==> flow/design.v <==
module edge_detector (
    input clock,
    input resetn,
    input increment_button,
    input tunning,
    output reg increment_signal
);
reg increment_button_prev;
reg reset_delay;  
always @(posedge clock or negedge resetn) begin
    if (!resetn) begin
        increment_button_prev <= 0;
        increment_signal <= 0;
        reset_delay <= 1'b1;  
    end else begin
        if (reset_delay != 1'b0) begin
            reset_delay <= reset_delay - 1'b1;
            increment_signal <= 0;  
        end else begin
            if (!increment_button_prev && increment_button && tunning) begin
                increment_signal <= 1;  
            end else begin
                increment_signal <= 0;  
            end
        end
        increment_button_prev <= increment_button;  
    end
end
endmodule
module my_counter #
(
    parameter counter_size = 31,
    parameter counter_limit = 32'd50000000
)
(
    input clock,
    input resetn,
    input enable,
    output reg [counter_size:0] counter
);
always @ (posedge clock or negedge resetn)
begin
    if (resetn == 1'b0) begin
        counter <= 'b0;
    end
    else begin
        if (enable == 1'b1) begin
            if (counter == counter_limit) begin
                counter <= 'b0;
            end
            else begin
                counter <= counter + 1'b1;
            end    
        end
        else begin
            counter <= counter;
        end
    end
end
endmodule
module my_signal_pulse #(
	parameter signal_period_one = 32'd50000000
)
(
input clock,
input resetn,
input [31:0] counter, 
output reg signal_gen
);
always @ (posedge clock or negedge resetn)
begin
  if(resetn == 1'b0) begin
    signal_gen <= 1'b0;
   end  
   else begin
	if(counter == signal_period_one) begin
		signal_gen <= 1'b1;
	end
	else begin
		signal_gen <= 1'b0;
	end
   end 
end
endmodule
module my_decoder (
    input clock,
    input resetn,
    input [31:0] seconds_in,
    input [31:0] minutes_in,
    input [31:0] hours_in,
    output reg [47:0] segment_out  
);
function [7:0] digit_to_segment;
    input [3:0] digit;
    case (digit)
        4'd0: digit_to_segment = 8'b11000000;  
        4'd1: digit_to_segment = 8'b11111001;  
        4'd2: digit_to_segment = 8'b10100100;  
        4'd3: digit_to_segment = 8'b10110000;  
        4'd4: digit_to_segment = 8'b10011001;  
        4'd5: digit_to_segment = 8'b10010010;  
        4'd6: digit_to_segment = 8'b10000010;  
        4'd7: digit_to_segment = 8'b11111000;  
        4'd8: digit_to_segment = 8'b10000000;  
        4'd9: digit_to_segment = 8'b10010000;  
        default: digit_to_segment = 8'b11000000;  
    endcase
endfunction
always @(posedge clock or negedge resetn) begin
    if (!resetn) begin
        segment_out <= {digit_to_segment(4'd0), digit_to_segment(4'd0), digit_to_segment(4'd0),
		  digit_to_segment(4'd0), digit_to_segment(4'd0), digit_to_segment(4'd0)};  
    end else begin
        if (seconds_in < 32'd60 && minutes_in < 32'd60 && hours_in < 32'd24) begin
            segment_out[7:0]   <= digit_to_segment(seconds_in % 10);  
            segment_out[15:8]  <= digit_to_segment(seconds_in / 10);  
            segment_out[23:16] <= digit_to_segment(minutes_in % 10);  
            segment_out[31:24] <= digit_to_segment(minutes_in / 10);  
            segment_out[39:32] <= digit_to_segment(hours_in % 10);    
            segment_out[47:40] <= digit_to_segment(hours_in / 10);    
        end else begin
            segment_out <= {digit_to_segment(4'd0), digit_to_segment(4'd0), digit_to_segment(4'd0), 
				digit_to_segment(4'd0), digit_to_segment(4'd0), digit_to_segment(4'd0)}; 
        end
    end
end
endmodule
module my_top_architecture (
    input clock,
    input resetn,
    input tunning,  
    input mode_switch,  
    input increment_button,  
    output wire [47:0] segment_out
);
wire [31:0] main_counter;
wire [31:0] seconds_counter;
wire [31:0] minutes_counter;
wire [31:0] hours_counter;
wire enable_seconds_counter;
wire enable_minutes_counter;
wire enable_hours_counter;
wire increment_signal;  
edge_detector edge_detector_inst (
    .clock(clock),
    .resetn(resetn),
    .increment_button(increment_button),
    .tunning(tunning),
    .increment_signal(increment_signal)
);
my_counter #(
    .counter_size(31),
    .counter_limit(32'd999)  
) main_counter_inst (
    .clock(clock),
    .resetn(resetn),
    .enable(1'b1),  
    .counter(main_counter)
);
my_signal_pulse #(
    .signal_period_one(32'd999)  
) my_signal_pulse_inst (
    .clock(clock),
    .resetn(resetn),
    .counter(main_counter),
    .signal_gen(enable_seconds_counter)  
);
my_counter #(
    .counter_size(31),
    .counter_limit(32'd59)  
) seconds_counter_inst (
    .clock(clock),
    .resetn(resetn),
    .enable(enable_seconds_counter && !tunning),  
    .counter(seconds_counter)
);
assign enable_minutes_counter = (enable_seconds_counter && (seconds_counter == 32'd59) && !tunning);
my_counter #(
    .counter_size(31),
    .counter_limit(32'd59)
) minutes_counter_inst (
    .clock(clock),
    .resetn(resetn),
    .enable(enable_minutes_counter || (increment_signal && mode_switch)),  
    .counter(minutes_counter)
);
assign enable_hours_counter = (enable_minutes_counter && (minutes_counter == 32'd59) && !tunning);
my_counter #(
    .counter_size(31),
    .counter_limit(32'd23)  
) hours_counter_inst (
    .clock(clock),
    .resetn(resetn),
    .enable(enable_hours_counter || (increment_signal && !mode_switch)),  
    .counter(hours_counter)
);
my_decoder my_decoder_inst (
    .clock(clock),
    .resetn(resetn),
    .seconds_in(seconds_counter),
    .minutes_in(minutes_counter),
    .hours_in(hours_counter),
    .segment_out(segment_out)
);
endmodule
# Tool chain data of my_top_architecture
# Tool output for the design above, in the order of the flow.
# Line numbers count from 1 in the design file above.
# Cell names lack the library's common part.
# A cell with - has no value.
[setup] top_module="my_top_architecture" clk_port="clock" library="sky130hd" pvt_corner="tt_025C_1v80"

# Word-level counts
# Source: Yosys, flattened and elaborated, memories not mapped. Widths are those after wreduce; folded enables and synchronous resets count as part of the registers. Registers that Yosys merges into a memory's read port (data or address) are not register bits. Print and check cells do not count. Equal cells are merged and count once.
# Memory sizes are those after Yosys's memory passes, which may raise the word count (mostly to a power of two), join words into wider ones and drop unused or constant bits.
[bits] ff_bits=180 mem_bits_ro=672 mem_count=6 input_bits=5 output_inout_bits=48 elab_cells=63
[classes] add_sub_neg=5 div_mod_pow=6 cmp=3 eq_ne=4 mux=14 n_reduce_logical=16
[mem_list] name="(no name shown)" words=16 word_bits=7 rd=1 write_ports=0 line_no=95 rtl="case (digit)"
[mem_list] name="(no name shown)" words=16 word_bits=7 rd=1 write_ports=0 line_no=95
[mem_list] name="(no name shown)" words=16 word_bits=7 rd=1 write_ports=0 line_no=95
[mem_list] name="(no name shown)" words=16 word_bits=7 rd=1 write_ports=0 line_no=95
[mem_list] name="(no name shown)" words=16 word_bits=7 rd=1 write_ports=0 line_no=95
[mem_list] name="(no name shown)" words=16 word_bits=7 rd=1 write_ports=0 line_no=95
[op_table] op="32-bit by 4-bit divider with 32-bit output (second input constant)" count=3
[op_table] op="32-bit by 4-bit modulo with 32-bit output (second input constant)" count=3
[op_table] op="32-bit by 1-bit adder with 32-bit output (second input constant)" count=4
[op_table] op="32-bit 2-to-1 mux" count=4
[op_table] op="32-bit by 6-bit < comparator with 1-bit output (second input constant)" count=2
[op_table] op="32-bit by 6-bit == test with 1-bit output (second input constant)" count=2
[op_table] op="8-bit 2-to-1 mux" count=6
[op_table] op="32-bit by 10-bit == test with 1-bit output (second input constant)" count=1
[op_table] op="32-bit by 5-bit < comparator with 1-bit output (second input constant)" count=1
[op_table] op="32-bit by 5-bit == test with 1-bit output (second input constant)" count=1
[op_table] op="1-bit logical AND" count=11
[op_table] op="1-bit 2-to-1 mux" count=4
[op_table] op="1-bit logical NOT" count=3
[op_table] op="1-bit logical OR" count=2
[op_table] op="1-bit subtractor (second input constant)" count=1

# Longest topological paths
# Longest topological path by Yosys (ltp), each cell counted once; first at word level (registers and memories cut), then after technology mapping (sequential cells cut; the memories' decode and read muxes count).
[logic_depth] word_depth=6 abc_area=1 ltp_mapped=141 depth_no_buf=141

# Netlist
# Source: synth_stat.txt of the flow (Yosys; design flattened, memories mapped). It holds for the ABC_AREA given above (unset counts as 0); a run with the other value may have another netlist.
# Totals and module areas in this step are rounded.
[mapped] cells=2582 yosys_area_um2=17000 seqArea_um2=4360 ff_cells=174 n_buf=30
[by_type] type="dfrtp_1" count=167 area_total_um2=4.18E+03
[by_type] type="nand2_1" count=624 area_total_um2=2.34E+03
[by_type] type="nand3_1" count=363 area_total_um2=1.82E+03
[by_type] type="nand2_2" count=231 area_total_um2=1.45E+03
[by_type] type="inv_1" count=324 area_total_um2=1.22E+03
[by_type] type="nand3_2" count=70 area_total_um2=700.672
[by_type] type="nand2_4" count=57 area_total_um2=641.866
[by_type] type="nor2_1" count=148 area_total_um2=555.533
[by_type] type="xor2_1" count=61 area_total_um2=534.262
[by_type] type="ha_1" count=40 area_total_um2=500.48
[by_type] type="inv_2" count=92 area_total_um2=345.331
[by_type] type="a21oi_1" count=65 area_total_um2=325.312
[by_type] type="nor3_1" count=57 area_total_um2=285.274
[by_type] type="nand4_1" count=41 area_total_um2=256.496
[by_type] type="nor4_1" count=32 area_total_um2=200.192
[by_type] type="o21ai_0" count=39 area_total_um2=195.187
[by_type] type="dfstp_2" count=7 area_total_um2=183.926
[by_type] type="o21ai_1" count=23 area_total_um2=115.11
# Not listed: further types 48, cells in them 141.

# Timing after synthesis
# Source: OpenSTA report_checks on the synthesized netlist (no wires, ideal clock, input and output delay 20% of the period each), path of least setup slack; recovery checks are left aside. Register names are those of the netlist, which keeps one name where synthesis merged equal registers.
[synth_path] path_kind="register to register" from="register minutes_counter_inst.counter[31]" to="register my_decoder_inst.segment_out[20]" tclk_ns=15.0 setup_time_ns=0.119 t_first_pin_ns=0.000 arrival_time_ns=9.819 t_required_ns=14.881 slack_ns=5.062 path_delay_ns=9.938 driving_pins=134 n_path_buf=2 synth_period_reached_ns=9.938
# "path_delay_ns" = arrival - input delay + setup time.
# "driving_pins" counts driving pins, that of a launching flip-flop among them; a cell with two outputs on the path counts twice.
# "synth_period_reached_ns" = period - worst setup slack (recovery checks aside). The figure is calculated, with input and output delays left at 20% of the set period.
# A register here has more assigning lines than the two given.
[synth_via] cell_sequence="dfrtp_1 -> buf_6 -> a21oi_1 -> o21bai_1 -> nand2_2 -> nand2_2 -> nand2_2 -> nand3_2 -> nand2_2 -> nand2_2 -> nand2_2 -> nand2_2 -> nand2_4 -> nand2_2 -> nand2_2 -> nand3_2 -> nand2_2 -> nand2_1 -> [... 98 more ...] -> buf_6 -> nand2_2 -> nand2_2 -> nand2_4 -> nand2_4 -> nand2_4 -> nand3_1 -> nand2_2 -> inv_2 -> nand2_4 -> nand2_1 -> nand2_1 -> inv_1 -> ha_1 -> inv_1 -> nor2_1 -> a21oi_1 -> nor2_1" cone_cells=6 lines_between=3 classes_between="div (1); compare (1); mux (1); reduce/logical (2); memory (1)"
[synth_rtl] item="start: declaration" line_no=39 rtl="output reg [counter_size:0] counter"
[synth_rtl] item="start: assignment" line_no=52 rtl="counter <= counter + 1'b1;"
[synth_rtl] item="start: assignment" line_no=56 rtl="counter <= counter;"
[synth_rtl] item="end: assignment" line_no=111 rtl="segment_out <= {digit_to_segment(4'd0), digit_to_segment(4'd0), digit_to_segment(4'd0),"
[synth_rtl] item="end: assignment" line_no=117 rtl="segment_out[23:16] <= digit_to_segment(minutes_in % 10);"
[synth_rtl] item="end: declaration" line_no=91 rtl="output reg [47:0] segment_out"
# Chain of elaborated cells between the ends: none given.

# Path in the finished layout
# From the final timing report of run 2: the path of least setup slack in the routed layout; clock arrival at registers is part of the times.
[layout_path] path_kind="register to register" from="register seconds_counter_inst.counter[29]" to="register my_decoder_inst.segment_out[4]" tclk_ns=15.0 setup_time_ns=0.11 t_first_pin_ns=0.49 arrival_time_ns=12.20 t_required_ns=15.38 slack_ns=3.19 driving_pins=125 n_path_buf=0
# A register here has more assigning lines than the two given.
[layout_via] cell_sequence="dfrtp_1 -> inv_2 -> a21oi_1 -> nand2_1 -> nand2_1 -> nand2_2 -> nand2_1 -> nand2_1 -> nand2_2 -> nand2_2 -> nand2_1 -> nand3_2 -> nand2_2 -> nand2_1 -> nand2_1 -> nand2_1 -> inv_1 -> nand2_1 -> [... 89 more ...] -> nand2_1 -> nand2_1 -> inv_1 -> nand2_2 -> nand2_4 -> nand2_1 -> nand2_1 -> inv_1 -> nand2_2 -> nand2_4 -> nand2_1 -> nand2_1 -> inv_1 -> ha_1 -> inv_1 -> nor2_1 -> a21oi_1 -> nor2_1" cone_cells=6 lines_between=3 classes_between="div (1); compare (1); mux (1); reduce/logical (2); memory (1)"
[layout_rtl] item="start: declaration" line_no=39 rtl="output reg [counter_size:0] counter"
[layout_rtl] item="start: assignment" line_no=52 rtl="counter <= counter + 1'b1;"
[layout_rtl] item="start: assignment" line_no=56 rtl="counter <= counter;"
[layout_rtl] item="end: assignment" line_no=111 rtl="segment_out <= {digit_to_segment(4'd0), digit_to_segment(4'd0), digit_to_segment(4'd0),"
[layout_rtl] item="end: assignment" line_no=115 rtl="segment_out[7:0]   <= digit_to_segment(seconds_in % 10);"
[layout_rtl] item="end: declaration" line_no=91 rtl="output reg [47:0] segment_out"
# Chain of elaborated cells between the ends: none given.

# Record of 5 stored runs of the RTL-to-layout flow on my_top_architecture, platform sky130hd. The runs are unordered. Constraints: input delay and output delay 20% of the set period each, output load 0.01 pF.
# "timing.achieved_period_ns": clock period set for the run, less the worst setup slack. It is reckoned from that one timing run; input and output delays stay at 20% of the period that was set.
# "worst_path_time_ns": the worst setup path's part of the clock period (all of it between registers, 20% less for each end at a port) less its slack. A launch clock that arrives late makes it longer, a capture clock that arrives late makes it shorter.
# Values from the reports are rounded here.
run="run 1" settings ABC_AREA=1 CAP_MARGIN=0 CELL_PAD_IN_SITES_DETAIL_PLACEMENT=2 CORE_ASPECT_RATIO=1.14 CORE_MARGIN=6 CORE_UTILIZATION=34 CTS_CLUSTER_DIAMETER=86 CTS_CLUSTER_SIZE=75 GPL_ROUTABILITY_DRIVEN=0 HOLD_SLACK_MARGIN=0.15 MAX_ROUTING_LAYER="met4" MIN_ROUTING_LAYER="met2" PLACE_DENSITY=0.8 SETUP_SLACK_MARGIN=0.49 SLEW_MARGIN=5 TNS_END_PERCENT=20 period_ns=14.4
run="run 1" outcome="not finished: routing ended with error GRT-0116"
run="run 2" settings ABC_AREA=1 CAP_MARGIN=0 CELL_PAD_IN_SITES_DETAIL_PLACEMENT=0 CELL_PAD_IN_SITES_GLOBAL_PLACEMENT=3 CORE_ASPECT_RATIO=1.99 CORE_UTILIZATION=23 CTS_CLUSTER_DIAMETER=381 CTS_CLUSTER_SIZE=17 PLACE_DENSITY=0.6 TNS_END_PERCENT=45 period_ns=15.0 CORE_MARGIN=2 SLEW_MARGIN=20
run="run 2" results worst_path_time_ns=11.81 timing.worst_path_kind="register to register" synthesis_area_um2=17000 cell_area_final_um2=19000 timing.achieved_period_ns=11.815 final_die_area_um2=76400 final_setup_tns_ns=0.000 ws_hold_ns=0.403 fin_ws_ns=3.19 layout_utilization_pct=26.0
run="run 3" settings CORE_ASPECT_RATIO=1.05 CORE_UTILIZATION=40 CTS_CLUSTER_DIAMETER=393 PLACE_DENSITY=0.6 TNS_END_PERCENT=45 period_ns=15.0 CAP_MARGIN=20 CORE_MARGIN=2 SLEW_MARGIN=20
run="run 3" results cell_area_final_um2=24300 synthesis_area_um2=23400 final_setup_tns_ns=0.000 worst_path_time_ns=13.91 timing.worst_path_kind="register to register" final_die_area_um2=60500 layout_utilization_pct=42.2 timing.achieved_period_ns=13.906 fin_ws_ns=1.09 ws_hold_ns=0.462
run="run 4" settings CAP_MARGIN=0 CELL_PAD_IN_SITES_DETAIL_PLACEMENT=1 CORE_ASPECT_RATIO=1.05 CORE_UTILIZATION=23 CTS_CLUSTER_DIAMETER=393 PLACE_DENSITY=0.6 TNS_END_PERCENT=45 period_ns=15.0 CORE_MARGIN=2 SLEW_MARGIN=20
run="run 4" results layout_utilization_pct=24.9 ws_hold_ns=0.437 timing.achieved_period_ns=13.950 final_setup_tns_ns=0.000 final_die_area_um2=104000 synthesis_area_um2=23400 cell_area_final_um2=25000 worst_path_time_ns=13.95 timing.worst_path_kind="register to register" fin_ws_ns=1.05
run="run 5" settings CELL_PAD_IN_SITES_DETAIL_PLACEMENT=0 CELL_PAD_IN_SITES_GLOBAL_PLACEMENT=1 CORE_ASPECT_RATIO=0.56 CORE_UTILIZATION=17 CTS_CLUSTER_DIAMETER=172 CTS_CLUSTER_SIZE=43 GPL_TIMING_DRIVEN=0 HOLD_SLACK_MARGIN=-0.06 MAX_ROUTING_LAYER="met4" PLACE_DENSITY=0.7 SETUP_SLACK_MARGIN=-1.2 SLEW_MARGIN=30 period_ns=19.9 CAP_MARGIN=20 CORE_MARGIN=2
run="run 5" results cell_area_final_um2=26800 layout_utilization_pct=19.7 timing.achieved_period_ns=13.514 final_die_area_um2=141000 worst_path_time_ns=13.51 timing.worst_path_kind="register to register" final_setup_tns_ns=0.000 synthesis_area_um2=23400 ws_hold_ns=0.406 fin_ws_ns=6.39
